==> flow/design.v <==
`timescale 1ns / 1ps
module awstm(
        pps,
        tevt,
        evt,
        rst_n,
        clk
    );
    input pps;
    input [31:0] tevt;
    output [31:0] evt;
    input rst_n;
    input clk;
    reg r_pps, r_awspps;
    reg [26:0] r_tcyc;       
    reg [26:0] r_td;         
    reg [30:0] r_awstm;      
    reg [30:0] r_tmev_next;  
    reg [31:0] r_set_tmev;  
    reg [10:0] r_tcor;       
    reg [10:0] r_tcor_max;   
    reg r_pps_lock;          
    wire evt_pps;            
    parameter [26:0] p_cyc_per_sec  = 27'd9_999;   
    parameter [26:0] p_pps_to       = 27'd14_999;  
    parameter [30:0] p_awstm_max    = 31'd99_999;   
    assign evt = r_set_tmev;
    assign evt_pps = pps & ~r_pps;
    wire [26:0] td_abs;
    wire [25:0] tmp1_td_abs;
    wire [25:0] tmp2_td_abs;
    wire [10:0] tmp_tcor_max;
    assign td_abs = (r_td[26] ? (~r_td + 17'd1): r_td);
    genvar i;
    assign tmp1_td_abs[25] = td_abs[25];  
    generate 
        for(i = 24; i >= 0; i=i-1) begin :g_tmp1_td_abs
            assign tmp1_td_abs[i] = td_abs[i+1] | td_abs[i];  
        end 
    endgenerate
    assign tmp2_td_abs[25] = tmp1_td_abs[25];
    generate
        for(i = 24; i >= 0; i=i-1) begin: g_tmp2_td_abs
            assign tmp2_td_abs[i] = tmp1_td_abs[i+1] ^ tmp1_td_abs[i];
        end
    endgenerate
    assign tmp_tcor_max[2:0] = 3'b000;
    generate 
        for(i = 0; i < 7; i=i+1) begin: g_tmp_tcor_max
            assign tmp_tcor_max[i+3] = tmp2_td_abs[25-i]; 
        end
    endgenerate
    assign tmp_tcor_max[10] = (tmp1_td_abs[20] & !tmp2_td_abs[20] ? 1'b0 : 1'b1); 
    always @(posedge clk or negedge rst_n) begin
        if(rst_n == 1'b0) begin
            r_pps <= 1'b0;
            r_awspps <= 1'b0;
            r_pps_lock <= 1'b0;
            r_tcyc <= 27'd0;
            r_td <= 27'd0;
            r_tcor <= 11'd0;
            r_tcor_max <= 11'd1024;
            r_awstm <= 31'd0;
            r_tmev_next <= 31'd0;
            r_set_tmev <= 32'd0;
        end else begin
            r_pps <= pps;
            r_tcyc <= r_tcyc + 1;
            r_tcor_max <= tmp_tcor_max;
            if(r_tcor >= r_tcor_max) begin
                r_tcor <= 10'd0;
            end else begin
                r_tcor <= r_tcor + 1;
            end
            if(r_tcyc == p_cyc_per_sec) begin
                r_awspps <= 1'b1;
            end else begin
                r_awspps <= 1'b0;
            end
            if(evt_pps) begin
                r_pps_lock <= 1'b1;
                r_tcyc <= 27'd0;
                r_td <= r_td + p_cyc_per_sec + ~r_tcyc + 27'd1;
            end else begin
                if(r_tcyc == p_pps_to) begin  
                    r_pps_lock <= 1'b0;
                    r_tcyc <= (p_pps_to - p_cyc_per_sec);     
                end                
            end
            if(r_awstm >= p_awstm_max) begin
                r_awstm <= 31'd0;
            end else begin
                if(r_tcor == r_tcor_max) begin
                    if(r_td[26]) begin  
                        r_awstm <= r_awstm;
                        r_td <= r_td + 27'd1;
                    end else begin  
                        r_awstm <= r_awstm + 31'd2;
                        r_td <= r_td - 27'd1;
                    end
                end else begin
                    r_awstm <= r_awstm + 31'd1;
                end
            end
            if(r_tmev_next == r_awstm || (r_tmev_next + 31'd1) == r_awstm) begin
                r_set_tmev <= {r_pps_lock, r_awstm};
                r_tmev_next <= r_tmev_next + tevt;
            end
            if(r_tmev_next > p_awstm_max) begin
                r_tmev_next <= r_tmev_next + ~p_awstm_max + 31'd1;
            end             
        end
    end
endmodule
Subject: tool reports on awstm

Hi,

== Reports on awstm ==
Tool output for the design above before and after an edit, in the order of the flow.
Lines under "original" count in the file above, lines under "edited" in the edited file.
"difference" is "edited" less "original", of the values as shown; "relative change" is that difference over "original", in percent.
Library cell names are shortened.
The mark n/a stands for no value.

* Top: awstm
* Clock input: clk
* Cell library: sky130hd
* Timing corner: tt_025C_1v80

== Diff ==
The edit as a unified diff against the file above.
The edit is scripted: it alters the design's behaviour and was not made to optimise anything.

<pre>
@@ -52,17 +52,6 @@
     endgenerate
     assign tmp_tcor_max[10] = (tmp1_td_abs[20] & !tmp2_td_abs[20] ? 1'b0 : 1'b1); 
-    always @(posedge clk or negedge rst_n) begin
-        if(rst_n == 1'b0) begin
-            r_pps <= 1'b0;
-            r_awspps <= 1'b0;
-            r_pps_lock <= 1'b0;
-            r_tcyc <= 27'd0;
-            r_td <= 27'd0;
-            r_tcor <= 11'd0;
-            r_tcor_max <= 11'd1024;
-            r_awstm <= 31'd0;
-            r_tmev_next <= 31'd0;
-            r_set_tmev <= 32'd0;
-        end else begin
+    always @(posedge clk) begin
+        begin
             r_pps <= pps;
             r_tcyc <= r_tcyc + 1;
</pre>

== After elaboration ==
Source: Yosys, flattened and elaborated, memories not mapped. Widths are those after wreduce. Registers that Yosys merges into a memory's read port (data or address) are not register bits. Print and check cells do not count. Equal cells are merged and count once.

{| class="wikitable"
|+ Storage and ports
! element !! original !! edited !! difference !! relative change (%)
|-
| memories kept || 0 || 0 || 0 || n/a
|-
| bits in writable memories || 0 || 0 || 0 || n/a
|-
| flip-flop bits (word level) || 169 || 169 || 0 || 0.00
|-
| bits in latches || 0 || 0 || 0 || n/a
|-
| ROM bits || 0 || 0 || 0 || n/a
|-
| clocked read ports x word width || 0 || 0 || 0 || n/a
|}

{| class="wikitable"
|+ Operators by class
! element !! original !! edited !! difference !! relative change (%)
|-
| add/subtract/negate cells || 14 || 14 || 0 || 0.00
|-
| reduce/logical cells || 4 || 4 || 0 || 0.00
|-
| multiply operators || 0 || 0 || 0 || n/a
|-
| mux-type cells || 16 || 11 || -5 || -31.25
|-
| bitwise logic cells || 17 || 17 || 0 || 0.00
|-
| eq/ne operators || 5 || 5 || 0 || 0.00
|-
| $lt $le $gt $ge || 3 || 3 || 0 || 0.00
|-
| shift-type cells || 0 || 0 || 0 || n/a
|-
| div/mod/pow operators || 0 || 0 || 0 || n/a
|}

{| class="wikitable"
|+ Operator list
! cell !! original !! edited !! difference !! relative change (%)
|-
| 27-bit 2-to-1 mux || 6 || 4 || -2 || -33.33
|-
| 1-bit 2-to-1 mux || 3 || 1 || -2 || -66.67
|-
| 31-bit 2-to-1 mux || 5 || 4 || -1 || -20.00
|-
| 2-bit nonzero test || 2 || 1 || -1 || -50.00
|-
| 11-bit 2-to-1 mux || 1 || 0 || -1 || -100.00
|-
| 3-bit != test (second input constant) || 1 || 0 || -1 || -100.00
|-
| 13-bit 2-to-1 mux || 0 || 1 || +1 || n/a
|-
| 2-bit != test (second input constant) || 0 || 1 || +1 || n/a
|-
| 2-bit OR reduction || 0 || 1 || +1 || n/a
|}

Unchanged operator kinds not shown: 25.

== Depth ==
Depth = most cells in a row (Yosys ltp): at word level without a register or memory, in the mapped netlist without a sequential cell, where the memories' decode and read muxes count.

{| class="wikitable"
|+ Logic depth
! element !! original !! edited !! difference !! relative change (%)
|-
| depth after elaboration || 8 || 8 || 0 || 0.00
|-
| ABC_AREA || 0 || 0 || n/a || n/a
|-
| depth in mapped cells || 15 || 12 || -3 || -20.00
|}

== Netlist ==
Yosys stat after the flow's synthesis: flattened, memories mapped to cells. It holds for the ABC_AREA given above (unset counts as 0); a run with the other value may have another netlist.

{| class="wikitable"
|+ Cells by type
! cell type !! original !! edited !! difference !! relative change (%)
|-
| dfrtp_1 || 168 || 0 || -168 || -100.00
|-
| dfxtp_1 || 0 || 106 || +106 || n/a
|-
| edfxtp_1 || 0 || 63 || +63 || n/a
|-
| mux2_4 || 25 || 0 || -25 || -100.00
|-
| xor2_1 || 81 || 67 || -14 || -17.28
|-
| o21ai_0 || 69 || 83 || +14 || +20.29
|-
| o21a_1 || 13 || 26 || +13 || +100.00
|-
| nor2_1 || 142 || 130 || -12 || -8.45
|-
| nand2_1 || 120 || 132 || +12 || +10.00
|-
| mux2i_1 || 5 || 16 || +11 || +220.00
|-
| nand4_1 || 40 || 30 || -10 || -25.00
|-
| o22ai_1 || 13 || 4 || -9 || -69.23
|-
| a211oi_1 || 29 || 37 || +8 || +27.59
|-
| o21ai_1 || 13 || 5 || -8 || -61.54
|-
| o211ai_1 || 8 || 16 || +8 || +100.00
|-
| a31oi_1 || 15 || 8 || -7 || -46.67
|-
| a221o_1 || 7 || 0 || -7 || -100.00
|-
| o31ai_1 || 6 || 13 || +7 || +116.67
|}

Unchanged cell types not shown: 11.
The list need not be complete.

{| class="wikitable"
|+ Synthesis totals
! element !! original !! edited !! difference !! relative change (%)
|-
| sequential part of the area (µm²) || 4230.3 || 4013.8 || -216.5 || -5.12
|-
| mapped flip-flops || 169 || 169 || 0 || 0.00
|-
| cells in the netlist || 1587 || 1576 || -11 || -0.69
|-
| chip area (Yosys) (µm²) || 13724.4 || 13244.0 || -480.4 || -3.50
|}

== Path before layout ==
Source: OpenSTA report_checks on the synthesized netlist (no wires, ideal clock, input and output delay 20% of the period each), path of least setup slack; recovery checks are left aside. Register names are those of the netlist, which keeps one name where synthesis merged equal registers.

{| class="wikitable"
|+ Timing after synthesis
! element !! original !! edited !! difference !! relative change (%)
|-
| path kind || reg2reg || reg2reg || n/a || n/a
|-
| start point || register r_td[26] || register r_tmev_next[0] || n/a || n/a
|-
| end point || register r_td[25] || register r_tmev_next[0] || n/a || n/a
|-
| data required time (ns) || 5.859 || 5.611 || -0.248 || -4.23
|-
| path buffers || 1 || 0 || -1 || -100.00
|-
| time at the first pin (ns) || 0.000 || 0.000 || 0.000 || n/a
|-
| arrival time (ns) || 3.471 || 4.897 || +1.426 || +41.08
|-
| setup slack (ns) || 2.388 || 0.714 || -1.674 || n/a
|-
| setup time (ns) || 0.141 || 0.389 || +0.248 || n/a
|-
| driving pins on the path || 13 || 9 || -4 || -30.77
|-
| period (ns) || 6.0 || 6.0 || 0.0 || 0.00
|-
| path delay (ns) || 3.612 || 5.286 || +1.674 || +46.35
|-
| synthesis period reached (ns) || 3.612 || 5.286 || +1.674 || +46.35
|}

"path delay" = arrival - input delay + setup time.
"driving pins on the path" counts driving pins, that of a launching flip-flop among them; a cell with two outputs on the path counts twice.
"synthesis period reached" is the clock period less the worst setup slack; recovery checks do not enter. This is arithmetic on one report: input and output delays are still those of the set period (20% each).
The rows between start and end are the longest chain of elaborated cells between them; the timing report does not say that the signal goes this way. Where chains are equally long, one stands for them.
Each line given opens the expression or statement behind the cell; cells for indexed reads and writes are added by Yosys, which also makes memories of some case tables.
A register here has more assigning lines than the two given.

Between the ends, after synthesis, original:
* Path through: dfrtp_1 > clkbuf_1 > inv_1 > ha_1 > a2111oi_0 > o21a_1 > o311ai_1 > a211oi_1 > o21ai_1 > a21o_1 > a2111oi_0 > a41o_1 > a221oi_1
* Cells in the longest elaborated chain: 3
* Elaborated cells on any way between the ends: 3
* Those cells by class: mux (3)

{| class="wikitable"
|+ Ends and longest elaborated chain, after synthesis, original
! element !! RTL line !! RTL
|-
| from (decl) || 16 || <nowiki>reg [26:0] r_td;</nowiki>
|-
| from (assign) || 83 || <nowiki>r_td <= r_td + p_cyc_per_sec + ~r_tcyc + 27'd1;</nowiki>
|-
| from (assign) || 96 || <nowiki>r_td <= r_td + 27'd1;</nowiki>
|-
| 27-bit 2-to-1 mux || 94 || <nowiki>if(r_td[26]) begin</nowiki>
|-
| 27-bit 2-to-1 mux || 93 || <nowiki>if(r_tcor == r_tcor_max) begin</nowiki>
|-
| 27-bit 2-to-1 mux || 90 || <nowiki>if(r_awstm >= p_awstm_max) begin</nowiki>
|-
| to (assign) || 83 ||
|-
| to (assign) || 96 ||
|-
| to (decl) || 16 ||
|}

edited: The path ends at the enable pin of a flip-flop; only ways to that pin are counted.

Between the ends, after synthesis, edited:
* Path through: edfxtp_1 > ha_1 > nand4_1 > nor3_1 > nand3_1 > or4_1 > o21a_1 > o41ai_2 > or2_1
* Cells in the longest elaborated chain: 4
* Elaborated cells on any way between the ends: 6
* Those cells by class: add/sub (1); compare (1); eq/ne (2); reduce/logical (2)

{| class="wikitable"
|+ Ends and longest elaborated chain, after synthesis, edited
! element !! RTL line !! RTL
|-
| from (decl) || 18 || <nowiki>reg [30:0] r_tmev_next;</nowiki>
|-
| from (assign) || 96 || <nowiki>r_tmev_next <= r_tmev_next + tevt;</nowiki>
|-
| from (assign) || 99 || <nowiki>r_tmev_next <= r_tmev_next + ~p_awstm_max + 31'd1;</nowiki>
|-
| 31-bit by 1-bit adder with 31-bit output || 94 || <nowiki>if(r_tmev_next == r_awstm || (r_tmev_next + 31'd1) == r_awstm) begin</nowiki>
|-
| 31-bit equality test || 94 ||
|-
| 1-bit logical OR || 94 ||
|-
| 2-bit nonzero test || n/a ||
|-
| to (assign) || 96 ||
|-
| to (assign) || 99 ||
|-
| to (decl) || 18 ||
|}

== Timing after layout ==
Path of least setup slack in the final report of each run of pair 1 (OpenROAD, finished layout, wires in). Where an end is a register, its clock arrival counts in the times.

{| class="wikitable"
|+ Timing post-layout
! element !! original !! edited !! difference !! relative change (%)
|-
| path kind || in2reg || in2reg || n/a || n/a
|-
| start point || input port tevt[0] || input port tevt[0] || n/a || n/a
|-
| end point || register r_tmev_next[30] || register r_tmev_next[30] || n/a || n/a
|-
| path buffers || 1 || 1 || 0 || 0.00
|-
| data required time (ns) || 4.59 || 4.46 || -0.13 || -2.83
|-
| arrival time (ns) || 4.15 || 3.95 || -0.20 || -4.82
|-
| setup slack (ns) || 0.43 || 0.51 || +0.08 || n/a
|-
| setup time (ns) || 0.11 || 0.24 || +0.13 || n/a
|-
| period (ns) || 4.27 || 4.27 || 0.00 || 0.00
|-
| external input delay (ns) || 0.85 || 0.85 || 0.00 || 0.00
|-
| driving pins on the path || 13 || 12 || -1 || -7.69
|-
| time at the first pin (ns) || 0.85 || 0.85 || 0.00 || 0.00
|}

The rows between start and end are the longest chain of elaborated cells between them; the timing report does not say that the signal goes this way. Where chains are equally long, one stands for them.
A register here has more assigning lines than the two given.

Between the ends, post-layout, original:
* Path through: clkdlybuf4s50_1 > ha_1 > inv_1 > fa_1 > nand2b_1 > a21o_1 > a211oi_1 > nor3_1 > o31a_1 > o211ai_1 > nor2_1 > a311oi_1 > o21ai_1
* Cells in the longest elaborated chain: 3
* Elaborated cells on any way between the ends: 3
* Those cells by class: add/sub (1); mux (2)

{| class="wikitable"
|+ Ends and longest elaborated chain, post-layout, original
! element !! RTL line !! RTL
|-
| from (decl) || 10 || <nowiki>input [31:0] tevt;</nowiki>
|-
| 31-bit adder || 107 || <nowiki>r_tmev_next <= r_tmev_next + tevt;</nowiki>
|-
| 31-bit 2-to-1 mux || 105 || <nowiki>if(r_tmev_next == r_awstm || (r_tmev_next + 31'd1) == r_awstm) begin</nowiki>
|-
| 31-bit 2-to-1 mux || 109 || <nowiki>if(r_tmev_next > p_awstm_max) begin</nowiki>
|-
| to (assign) || 107 ||
|-
| to (assign) || 110 || <nowiki>r_tmev_next <= r_tmev_next + ~p_awstm_max + 31'd1;</nowiki>
|-
| to (decl) || 18 || <nowiki>reg [30:0] r_tmev_next;</nowiki>
|}

Between the ends, post-layout, edited:
* Path through: clkdlybuf4s50_1 > ha_1 > inv_1 > fa_1 > nor2b_1 > o31ai_1 > a211o_1 > a21o_1 > o21ai_0 > o221ai_1 > mux2_2 > o31a_1
* Cells in the longest elaborated chain: 3
* Elaborated cells on any way between the ends: 3
* Those cells by class: add/sub (1); mux (2)

{| class="wikitable"
|+ Ends and longest elaborated chain, post-layout, edited
! element !! RTL line !! RTL
|-
| from (decl) || 10 || <nowiki>input [31:0] tevt;</nowiki>
|-
| 31-bit adder || 96 || <nowiki>r_tmev_next <= r_tmev_next + tevt;</nowiki>
|-
| 31-bit 2-to-1 mux || 94 || <nowiki>if(r_tmev_next == r_awstm || (r_tmev_next + 31'd1) == r_awstm) begin</nowiki>
|-
| 31-bit 2-to-1 mux || 98 || <nowiki>if(r_tmev_next > p_awstm_max) begin</nowiki>
|-
| to (assign) || 96 ||
|-
| to (assign) || 99 || <nowiki>r_tmev_next <= r_tmev_next + ~p_awstm_max + 31'd1;</nowiki>
|-
| to (decl) || 18 || <nowiki>reg [30:0] r_tmev_next;</nowiki>
|}

== Flow runs ==
Both versions went through the flow (Yosys, OpenROAD) with the same settings in each pair. Constraints: input delay and output delay 20% of the set period each, output load 0.01 pF.

Flow settings, pair 1:
* CORE_UTILIZATION: 40
* PLACE_DENSITY: 0.6
* period_ns: 4.27
* CAP_MARGIN: 20
* CORE_MARGIN: 2
* SLEW_MARGIN: 20

{| class="wikitable"
|+ Results, pair 1
! element !! original !! edited !! difference !! relative change (%)
|-
| total power of the final layout (µW) || 10651 || 8805 || -1846 || -17.33
|-
| worst slack on setup checks (ns) || 0.434 || 0.511 || +0.077 || n/a
|-
| chip area in the Yosys report (µm²) || 13724.4 || 13244.0 || -480.4 || -3.50
|-
| summed negative setup slack (ns) || 0.000 || 0.000 || 0.000 || n/a
|-
| utilization of the finished layout (%) || 46.0 || 46.4 || +0.4 || n/a
|-
| clock period achieved (ns) || 3.836 || 3.759 || -0.077 || -2.01
|-
| standard-cell area after routing (µm²) || 15511.1 || 15097.0 || -414.1 || -2.67
|-
| full die area (µm²) || 35808.0 || 34581.1 || -1226.9 || -3.43
|}

Flow settings, pair 2:
* CELL_PAD_IN_SITES_DETAIL_PLACEMENT: 2
* CORE_ASPECT_RATIO: 0.61
* CORE_UTILIZATION: 24
* CTS_CLUSTER_DIAMETER: 157
* GPL_TIMING_DRIVEN: 1
* SETUP_SLACK_MARGIN: -0.07
* period_ns: 2.7
* CAP_MARGIN: 20
* CORE_MARGIN: 2
* SLEW_MARGIN: 20

{| class="wikitable"
|+ Results, pair 2
! element !! original !! edited !! difference !! relative change (%)
|-
| total power of the final layout (µW) || 30212 || 24670 || -5542 || -18.34
|-
| worst slack on setup checks (ns) || -0.991 || -1.125 || -0.134 || n/a
|-
| chip area in the Yosys report (µm²) || 13724.4 || 13244.0 || -480.4 || -3.50
|-
| summed negative setup slack (ns) || -61.714 || -90.833 || -29.119 || n/a
|-
| utilization of the finished layout (%) || 38.4 || 39.6 || +1.2 || n/a
|-
| clock period achieved (ns) || 3.691 || 3.825 || +0.134 || +3.63
|-
| standard-cell area after routing (µm²) || 21679.5 || 21679.5 || 0.0 || 0.00
|-
| full die area (µm²) || 59173.0 || 57135.2 || -2037.8 || -3.44
|}

"clock period achieved" = clock period - worst setup slack. The figure is calculated, with input and output delays left at 20% of the set period.
"total power of the final layout" is the tool's figure for a default switching activity; nothing was simulated.

Regards
